==> flow/design.v <==
module PE (
	in_a,
	in_b,
	out_c
);
input	[15:0] in_a;  
input	[15:0] in_b;  
output	[9:0] out_c;
wire    [7:0] psum_l0[3:0];  
wire    [8:0] psum_l1[1:0];
assign psum_l0[0] = in_a[ 3: 0] * in_b[ 3: 0];   
assign psum_l0[1] = in_a[ 7: 4] * in_b[ 7: 4];
assign psum_l0[2] = in_a[11: 8] * in_b[11: 8];
assign psum_l0[3] = in_a[15:12] * in_b[15:12];
assign psum_l1[0] = psum_l0[0] + psum_l0[1];     
assign psum_l1[1] = psum_l0[2] + psum_l0[3];
assign out_c = psum_l1[0] + psum_l1[1];          
endmodule
module Bitblade (
	mode,
	in_a,
	in_b,
    out_c
);
input	mode;
input   [63:0] in_a;
input   [63:0] in_b;
output  [17:0] out_c;
wire    [15:0] pe_in_a[3:0];
wire    [15:0] pe_in_b[3:0];
wire    [ 9:0] pe_out_c[3:0];
wire	[31:0] aw, ax, ay, az;
wire	[31:0] bw, bx, by, bz;
assign aw = {in_a[60+4-1:60], in_a[52+4-1:52], in_a[44+4-1:44], in_a[36+4-1:36]};
assign ax = {in_a[56+4-1:56], in_a[48+4-1:48], in_a[40+4-1:40], in_a[32+4-1:32]};
assign ay = {in_a[28+4-1:28], in_a[20+4-1:20], in_a[12+4-1:12], in_a[ 4+4-1: 4]};
assign az = {in_a[24+4-1:24], in_a[16+4-1:16], in_a[ 8+4-1: 8], in_a[ 0+4-1: 0]};
assign bw = {in_b[60+4-1:60], in_b[52+4-1:52], in_b[44+4-1:44], in_b[36+4-1:36]};
assign bx = {in_b[56+4-1:56], in_b[48+4-1:48], in_b[40+4-1:40], in_b[32+4-1:32]};
assign by = {in_b[28+4-1:28], in_b[20+4-1:20], in_b[12+4-1:12], in_b[ 4+4-1: 4]};
assign bz = {in_b[24+4-1:24], in_b[16+4-1:16], in_b[ 8+4-1: 8], in_b[ 0+4-1: 0]};
assign pe_in_a[0] = (mode) ? aw : ay;
assign pe_in_a[1] = (mode) ? ax : az;
assign pe_in_a[2] = ay;
assign pe_in_a[3] = az;
assign pe_in_b[0] = (mode) ? bw : by;
assign pe_in_b[1] = (mode) ? bx : by;
assign pe_in_b[2] = (mode) ? by : bz;
assign pe_in_b[3] = bz;
PE pe0( .in_a(pe_in_a[0]), .in_b(pe_in_b[0]), .out_c(pe_out_c[0]));
PE pe1( .in_a(pe_in_a[1]), .in_b(pe_in_b[1]), .out_c(pe_out_c[1]));
PE pe2( .in_a(pe_in_a[2]), .in_b(pe_in_b[2]), .out_c(pe_out_c[2]));
PE pe3( .in_a(pe_in_a[3]), .in_b(pe_in_b[3]), .out_c(pe_out_c[3]));
assign out_c = (pe_out_c[0] << (mode ? 0 : 8)) + (pe_out_c[1] << (mode ? 0 : 4)) + (pe_out_c[2] << (mode ? 0 : 4)) + (pe_out_c[3] << (mode ? 0 : 0));
endmodule
module Cfu (
  input               cmd_valid,
  output              cmd_ready,
  input      [9:0]    cmd_payload_function_id,
  input      [31:0]   cmd_payload_inputs_0,
  input      [31:0]   cmd_payload_inputs_1,
  output reg          rsp_valid,
  input               rsp_ready,
  output reg [31:0]   rsp_payload_outputs_0,
  input               reset,
  input               clk
);
wire  [2:0] opcode;
wire  is_setting_mode, is_resetting_acc, is_accumlating, is_loading_upper;
reg         mode;  
reg   [31:0] upper_bitblade_in_a;
reg   [31:0] upper_bitblade_in_b;
wire  [63:0] bitblade_in_a;
wire  [63:0] bitblade_in_b;
wire  [31:0] bitblade_out_c;
assign opcode = cmd_payload_function_id[2:0];
assign is_setting_mode =  (cmd_valid) && (opcode == 0);
assign is_resetting_acc = (cmd_valid) && (opcode == 1);
assign is_loading_upper = (cmd_valid) && (opcode == 2);
assign is_accumlating =   (cmd_valid) && (opcode == 3);
always @(posedge clk) begin
  if (reset)
    mode <= 0;  
  else if (is_setting_mode)
    mode <= cmd_payload_function_id[3];
end
assign cmd_ready = ~rsp_valid;
always @(posedge clk) begin
  if (reset)          rsp_valid <= 1'b0;
  else if (rsp_valid) rsp_valid <= ~rsp_ready;   
  else if (cmd_valid) rsp_valid <= 1'b1;         
end
always @(posedge clk) begin
  if (reset)
    rsp_payload_outputs_0 <= 32'b0;
  else if (is_resetting_acc)
    rsp_payload_outputs_0 <= 32'b0;
  else if (is_accumlating)
    rsp_payload_outputs_0 <= rsp_payload_outputs_0 + bitblade_out_c;
end
always @(posedge clk) begin
  if (reset)                  upper_bitblade_in_a <= 0;
  else if (is_loading_upper)  upper_bitblade_in_a <= cmd_payload_inputs_0;
end
always @(posedge clk) begin
  if (reset)                  upper_bitblade_in_b <= 0;
  else if (is_loading_upper)  upper_bitblade_in_b <= cmd_payload_inputs_1;
end
assign bitblade_in_a = {upper_bitblade_in_a, cmd_payload_inputs_0};
assign bitblade_in_b = {upper_bitblade_in_b, cmd_payload_inputs_1};
Bitblade bitblade(
  .mode(mode),
  .in_a(bitblade_in_a),
  .in_b(bitblade_in_b),
  .out_c(bitblade_out_c)
);
endmodule
======== Step by step through the tools: Cfu ========
The steps from the RTL of Cfu to its reports follow in flow order.
Lines are those of the file above, counted from 1.
Operators: Yosys type, input widths -> output width; for muxes data width and select width s.
Not given: --
set-up
  design top .............................. Cfu
  clock ................................... clk
  cell library ............................ sky130hd
  timing corner ........................... tt_025C_1v80

======== Word level ========
Counts by Yosys on the flattened word-level netlist (proc, flatten, opt, wreduce; memories kept). Register bits leave out memories and registers merged into their read ports (data or address); mux counts leave out enables and synchronous resets folded into registers. Print and check cells are left out. Cells with the same type and inputs are merged into one.
cells by class
  add/sub/neg operators ................... 16
  multiply operators ...................... 16
  divide/modulo/power cells ............... 0
  order comparisons ....................... 0
  equal/unequal tests ..................... 3
  shifts and indexed selects .............. 3
  multiplexer cells ....................... 9
  bitwise gates (word level) .............. 2
  reduce/logical cells .................... 6
operator list
  operator            count
  $mul 4x4->8         16
  $shl 10x32->18      3
  $mux 16             5
  $add 8x8->9         8
  $add 9x9->10        4
  $add 18x18->18      2
  $add 32x18->32      1
  $add 18x10->18      1
  $eq 3x2->1 const B  2
  $logic_and 1x1->1   4
  $mux 4              1
  $eq 3x1->1 const B  1
  $logic_not 3->1     1
  $mux 3              1
  $not 1->1           2
  $reduce_or 2->1     1
  $mux 1              2
word-level totals
  register bits ........................... 98
  bits in latches ......................... 0
  memory bits (writable) .................. 0
  ROM bits ................................ 0
  clocked read ports x word width ......... 0
  memory cells ............................ 0
  input bits .............................. 78
  cells after elaboration ................. 60

======== Logic depth ========
Depth = most cells in a row (Yosys ltp): at word level without a register or memory, in the mapped netlist without a sequential cell, where the memories' decode and read muxes count.
logic depth
  depth in word-level cells ............... 9
  ABC_AREA ................................ 1
  depth in mapped cells ................... 57

======== Mapped cells and area ========
Yosys stat after the flow's synthesis: flattened, memories mapped to cells. It holds for the ABC_AREA given above (unset counts as 0); a run with the other value may have another netlist.
Totals and module areas in this step are rounded.
cells by type
  type                       count  total area (µm²)
  sky130_fd_sc_hd__fa_1      223    4.46E+03
  sky130_fd_sc_hd__nand2_1   695    2.61E+03
  sky130_fd_sc_hd__ha_1      206    2.58E+03
  sky130_fd_sc_hd__inv_1     538    2.02E+03
  sky130_fd_sc_hd__dfxtp_1   98     1.96E+03
  sky130_fd_sc_hd__a21oi_1   97     485.466
  sky130_fd_sc_hd__nor2_1    127    476.707
  sky130_fd_sc_hd__nand3_1   68     340.326
  sky130_fd_sc_hd__xor2_1    27     236.477
  sky130_fd_sc_hd__o21ai_0   44     220.211
  sky130_fd_sc_hd__a211oi_1  19     142.637
  sky130_fd_sc_hd__or2_2     21     131.376
  sky130_fd_sc_hd__buf_2     26     130.125
  sky130_fd_sc_hd__mux2i_1   12     120.115
  sky130_fd_sc_hd__o21bai_1  11     82.579
  sky130_fd_sc_hd__nand3_2   7      70.067
  sky130_fd_sc_hd__xnor2_1   8      70.067
  sky130_fd_sc_hd__clkbuf_1  18     67.565
Not listed: further types 24, cells in them 64.
synthesis totals
  mapped cells ............................ 2,309
  mapped area ............................. 16,630 µm²
  sequential area ......................... 1,962 µm²
  flip-flop cells ......................... 98

======== Path before layout ========
OpenSTA on the mapped netlist: ideal clock, no wires. The path of least setup slack (recovery checks aside). Input and output delay are each 20% of the period. Register names are those of the netlist, which keeps one name where synthesis merged equal registers.
path post-synthesis
  path type ............................... input to register
  start ................................... input port cmd_payload_inputs_1[6]
  end ..................................... register rsp_payload_outputs_0[14]
  period .................................. 13.5 ns
  library setup time ...................... 0.114 ns
  data arrival time ....................... 11.997 ns
  data required time ...................... 13.386 ns
  setup slack ............................. 1.390 ns
  path delay .............................. 9.411 ns
  stages .................................. 46
  period reached after synthesis .......... 12.11 ns
"path delay" is the arrival time less input delay plus setup time.
"stages" counts driving pins, that of a launching flip-flop among them; a cell with two outputs on the path counts twice.
"period reached after synthesis" = period - worst setup slack (recovery checks aside). The figure is calculated, with input and output delays left at 20% of the set period.
The rows between start and end are the longest chain of elaborated cells between them; the timing report does not say that the signal goes this way. Where chains are equally long, one stands for them.
A line is the first line of the expression or statement that the cell stems from. Yosys adds cells for indexed reads and writes and turns some case tables into memories.
At most two assigning lines are given for a register; there are more.
between the ends, post-synthesis
  cell sequence ........................... sky130_fd_sc_hd__or2_2 > sky130_fd_sc_hd__o21ai_1 > sky130_fd_sc_hd__inv_1 > sky130_fd_sc_hd__nand2_1 > sky130_fd_sc_hd__fa_1 > sky130_fd_sc_hd__fa_1 > sky130_fd_sc_hd__inv_1 > sky130_fd_sc_hd__fa_1 > sky130_fd_sc_hd__fa_1 > sky130_fd_sc_hd__fa_1 > sky130_fd_sc_hd__fa_1 > sky130_fd_sc_hd__ha_1 > sky130_fd_sc_hd__nand2_1 > sky130_fd_sc_hd__nand2_1 > sky130_fd_sc_hd__nand2_1 > sky130_fd_sc_hd__nand2_1 > sky130_fd_sc_hd__nand2_1 > sky130_fd_sc_hd__nand2_1 > (+10 left out) > sky130_fd_sc_hd__a21o_1 > sky130_fd_sc_hd__nand2_1 > sky130_fd_sc_hd__nand3_1 > sky130_fd_sc_hd__nand2_1 > sky130_fd_sc_hd__nor2_1 > sky130_fd_sc_hd__nor2_1 > sky130_fd_sc_hd__xor2_1 > sky130_fd_sc_hd__inv_1 > sky130_fd_sc_hd__ha_1 > sky130_fd_sc_hd__nand2_2 > sky130_fd_sc_hd__nor2_1 > sky130_fd_sc_hd__nand2_1 > sky130_fd_sc_hd__a21oi_1 > sky130_fd_sc_hd__nor2_1 > sky130_fd_sc_hd__nand2_1 > sky130_fd_sc_hd__nand2_1 > sky130_fd_sc_hd__o21bai_1 > sky130_fd_sc_hd__inv_1
  length of the longest elaborated chain .. 9
  elaborated cells on any way between the ends .. 19
  RTL lines with such cells ............... 8
  those cells by class .................... add/sub: 10; mul: 3; shift: 3; mux: 3
ends and longest elaborated chain, post-synthesis
  element                      line  text
  start: declaration           61    input      [31:0]   cmd_payload_inputs_1,
  $mux 16                      46    assign pe_in_b[0] = (mode) ? bw : by;
  $mul 4x4->8                  11    assign psum_l0[0] = in_a[ 3: 0] * in_b[ 3: 0];
  $add 8x8->9                  15    assign psum_l1[0] = psum_l0[0] + psum_l0[1];
  $add 9x9->10                 17    assign out_c = psum_l1[0] + psum_l1[1];
  $shl 10x32->18               54    assign out_c = (pe_out_c[0] << (mode ? 0 : 8)) + (pe_out_c[1] << (mode ? 0 : 4)) + (pe_out_c[2] << (mode ? 0 : ...
  $add 18x18->18 (2 in a row)  54
  $add 18x10->18               54
  $add 32x18->32               99    rsp_payload_outputs_0 <= rsp_payload_outputs_0 + bitblade_out_c;
  end: assignment              97    rsp_payload_outputs_0 <= 32'b0;
  end: assignment              99
  end: declaration             64    output reg [31:0]   rsp_payload_outputs_0,

======== Worst path after layout ========
Path of least setup slack in the final report of flow run A (OpenROAD, finished layout, wires in). Where an end is a register, its clock arrival counts in the times.
path post-layout
  path type ............................... input to register
  start ................................... input port cmd_payload_inputs_1[8]
  end ..................................... register rsp_payload_outputs_0[20]
  period .................................. 13.5 ns
  library setup time ...................... 0.12 ns
  data arrival time ....................... 12.56 ns
  data required time ...................... 13.76 ns
  setup slack ............................. 1.20 ns
  stages .................................. 45
The rows between start and end are the longest chain of elaborated cells between them; the timing report does not say that the signal goes this way. Where chains are equally long, one stands for them.
At most two assigning lines are given for a register; there are more.
between the ends, post-layout
  cell sequence ........................... sky130_fd_sc_hd__clkdlybuf4s15_1 > sky130_fd_sc_hd__mux2i_1 > sky130_fd_sc_hd__buf_4 > sky130_fd_sc_hd__or2_4 > sky130_fd_sc_hd__fa_1 > sky130_fd_sc_hd__fa_1 > sky130_fd_sc_hd__inv_2 > sky130_fd_sc_hd__fa_2 > sky130_fd_sc_hd__fa_2 > sky130_fd_sc_hd__fa_2 > sky130_fd_sc_hd__fa_1 > sky130_fd_sc_hd__ha_4 > sky130_fd_sc_hd__buf_6 > sky130_fd_sc_hd__nand2_4 > sky130_fd_sc_hd__nand3_4 > sky130_fd_sc_hd__xor2_2 > sky130_fd_sc_hd__nand2_2 > sky130_fd_sc_hd__nand2_4 > (+9 left out) > sky130_fd_sc_hd__nand2_1 > sky130_fd_sc_hd__nor2_2 > sky130_fd_sc_hd__nand2_2 > sky130_fd_sc_hd__nand3_4 > sky130_fd_sc_hd__nand2_4 > sky130_fd_sc_hd__nor2_2 > sky130_fd_sc_hd__nor2_1 > sky130_fd_sc_hd__xor2_1 > sky130_fd_sc_hd__inv_1 > sky130_fd_sc_hd__ha_4 > sky130_fd_sc_hd__nand2_4 > sky130_fd_sc_hd__nor2_2 > sky130_fd_sc_hd__and2_4 > sky130_fd_sc_hd__nand4_2 > sky130_fd_sc_hd__nand3_2 > sky130_fd_sc_hd__nand2_1 > sky130_fd_sc_hd__nand2_1 > sky130_fd_sc_hd__a21oi_1
  length of the longest elaborated chain .. 8
  elaborated cells on any way between the ends .. 11
  RTL lines with such cells ............... 6
  those cells by class .................... add/sub: 7; mul: 2; shift: 1; mux: 1
ends and longest elaborated chain, post-layout
  element             line  text
  start: declaration  61    input      [31:0]   cmd_payload_inputs_1,
  $mux 16             48    assign pe_in_b[2] = (mode) ? by : bz;
  $mul 4x4->8         12    assign psum_l0[1] = in_a[ 7: 4] * in_b[ 7: 4];
  $add 8x8->9         15    assign psum_l1[0] = psum_l0[0] + psum_l0[1];
  $add 9x9->10        17    assign out_c = psum_l1[0] + psum_l1[1];
  $shl 10x32->18      54    assign out_c = (pe_out_c[0] << (mode ? 0 : 8)) + (pe_out_c[1] << (mode ? 0 : 4)) + (pe_out_c[2] << (mode ? 0 : ...
  $add 18x18->18      54
  $add 18x10->18      54
  $add 32x18->32      99    rsp_payload_outputs_0 <= rsp_payload_outputs_0 + bitblade_out_c;
  end: assignment     97    rsp_payload_outputs_0 <= 32'b0;
  end: assignment     99
  end: declaration    64    output reg [31:0]   rsp_payload_outputs_0,

# Flow runs of Cfu

Measured results for Cfu: 2 stored runs of the Yosys and OpenROAD flow on sky130hd. The settings differ; the order carries no meaning. The constraints put input and output delay at 20% of the set period each and load the outputs with 0.01 pF.
"clock period achieved" is the run's clock period less its worst setup slack. It is reckoned from that one timing run; input and output delays stay at 20% of the period that was set.
"worst setup path time" is the time allowed to the run's worst setup path (the clock period less input and output delay, where it has them) less its slack. Clock arrival times count: a late capture clock shortens it, a late launch clock lengthens it.
The results are shown rounded.

======== flow run A ========
==> flow/run.sh <==
#!/bin/bash
# the make line also repeats the synthesis and layout settings of config.mk as NAME=value (left out here)
make -C /OpenROAD-flow-scripts/flow DESIGN_CONFIG=/design/flow/config.mk WORK_HOME=/design/flow/orfs CLKGATE_MAP_FILE= finish
==> flow/config.mk <==
export PLATFORM = sky130hd
export DESIGN_NAME = Cfu
export DESIGN_NICKNAME = Cfu
export VERILOG_FILES = /design/flow/design.v
export SDC_FILE = /design/flow/constraint.sdc
export NUM_CORES = 4
export LEC_CHECK = 0
export ABC_AREA = 1
export CAP_MARGIN = 30
export CELL_PAD_IN_SITES_GLOBAL_PLACEMENT = 1
export CORE_MARGIN = 2
export CORE_UTILIZATION = 56
export GPL_ROUTABILITY_DRIVEN = 0
export GPL_TIMING_DRIVEN = 1
export MAX_ROUTING_LAYER = met4
export SETUP_SLACK_MARGIN = 1.01
export SLEW_MARGIN = 20
export TNS_END_PERCENT = 20
==> flow/constraint.sdc <==
create_clock -name core_clock -period 13.5 [get_ports {clk}]
set_input_delay 2.7000 -clock core_clock [delete_from_list [all_inputs] [get_ports {clk}]]
set_output_delay 2.7000 -clock core_clock [all_outputs]
set_load 0.01 [all_outputs]

-------- measured, flow run A --------
  setup slack of the critical path ........ 1.202 ns
  post-layout utilization ................. 70.0 %
  standard-cell area of the final layout .. 20,640 µm²
  worst setup path time ................... 9.60 ns
  kind of the worst setup path ............ input to register
  total die area .......................... 31,100 µm²
  worst hold slack ........................ 0.466 ns
  area of the synthesized netlist ......... 16,630 µm²
  clock period achieved ................... 12.298 ns
  post-route setup TNS .................... 0.000 ns

======== flow run B ========
==> flow/run.sh <==
#!/bin/bash
# the make line also repeats the synthesis and layout settings of config.mk as NAME=value (left out here)
make -C /OpenROAD-flow-scripts/flow DESIGN_CONFIG=/design/flow/config.mk WORK_HOME=/design/flow/orfs CLKGATE_MAP_FILE= finish
==> flow/config.mk <==
export PLATFORM = sky130hd
export DESIGN_NAME = Cfu
export DESIGN_NICKNAME = Cfu
export VERILOG_FILES = /design/flow/design.v
export SDC_FILE = /design/flow/constraint.sdc
export NUM_CORES = 4
export LEC_CHECK = 0
export CAP_MARGIN = 20
export CELL_PAD_IN_SITES_GLOBAL_PLACEMENT = 1
export CORE_MARGIN = 3
export CORE_UTILIZATION = 43
export CTS_CLUSTER_DIAMETER = 228
export GPL_TIMING_DRIVEN = 1
export MAX_ROUTING_LAYER = met4
export PLACE_DENSITY_LB_ADDON = 0.3
export SETUP_SLACK_MARGIN = 0.41
export SLEW_MARGIN = 0
==> flow/constraint.sdc <==
create_clock -name core_clock -period 9.91 [get_ports {clk}]
set_input_delay 1.9820 -clock core_clock [delete_from_list [all_inputs] [get_ports {clk}]]
set_output_delay 1.9820 -clock core_clock [all_outputs]
set_load 0.01 [all_outputs]

-------- measured, flow run B --------
  setup slack of the critical path ........ -2.287 ns
  post-layout utilization ................. 59.8 %
  standard-cell area of the final layout .. 21,940 µm²
  worst setup path time ................... 10.22 ns
  kind of the worst setup path ............ input to register
  total die area .......................... 39,640 µm²
  worst hold slack ........................ 0.486 ns
  area of the synthesized netlist ......... 16,040 µm²
  clock period achieved ................... 12.197 ns
  post-route setup TNS .................... -54.16 ns
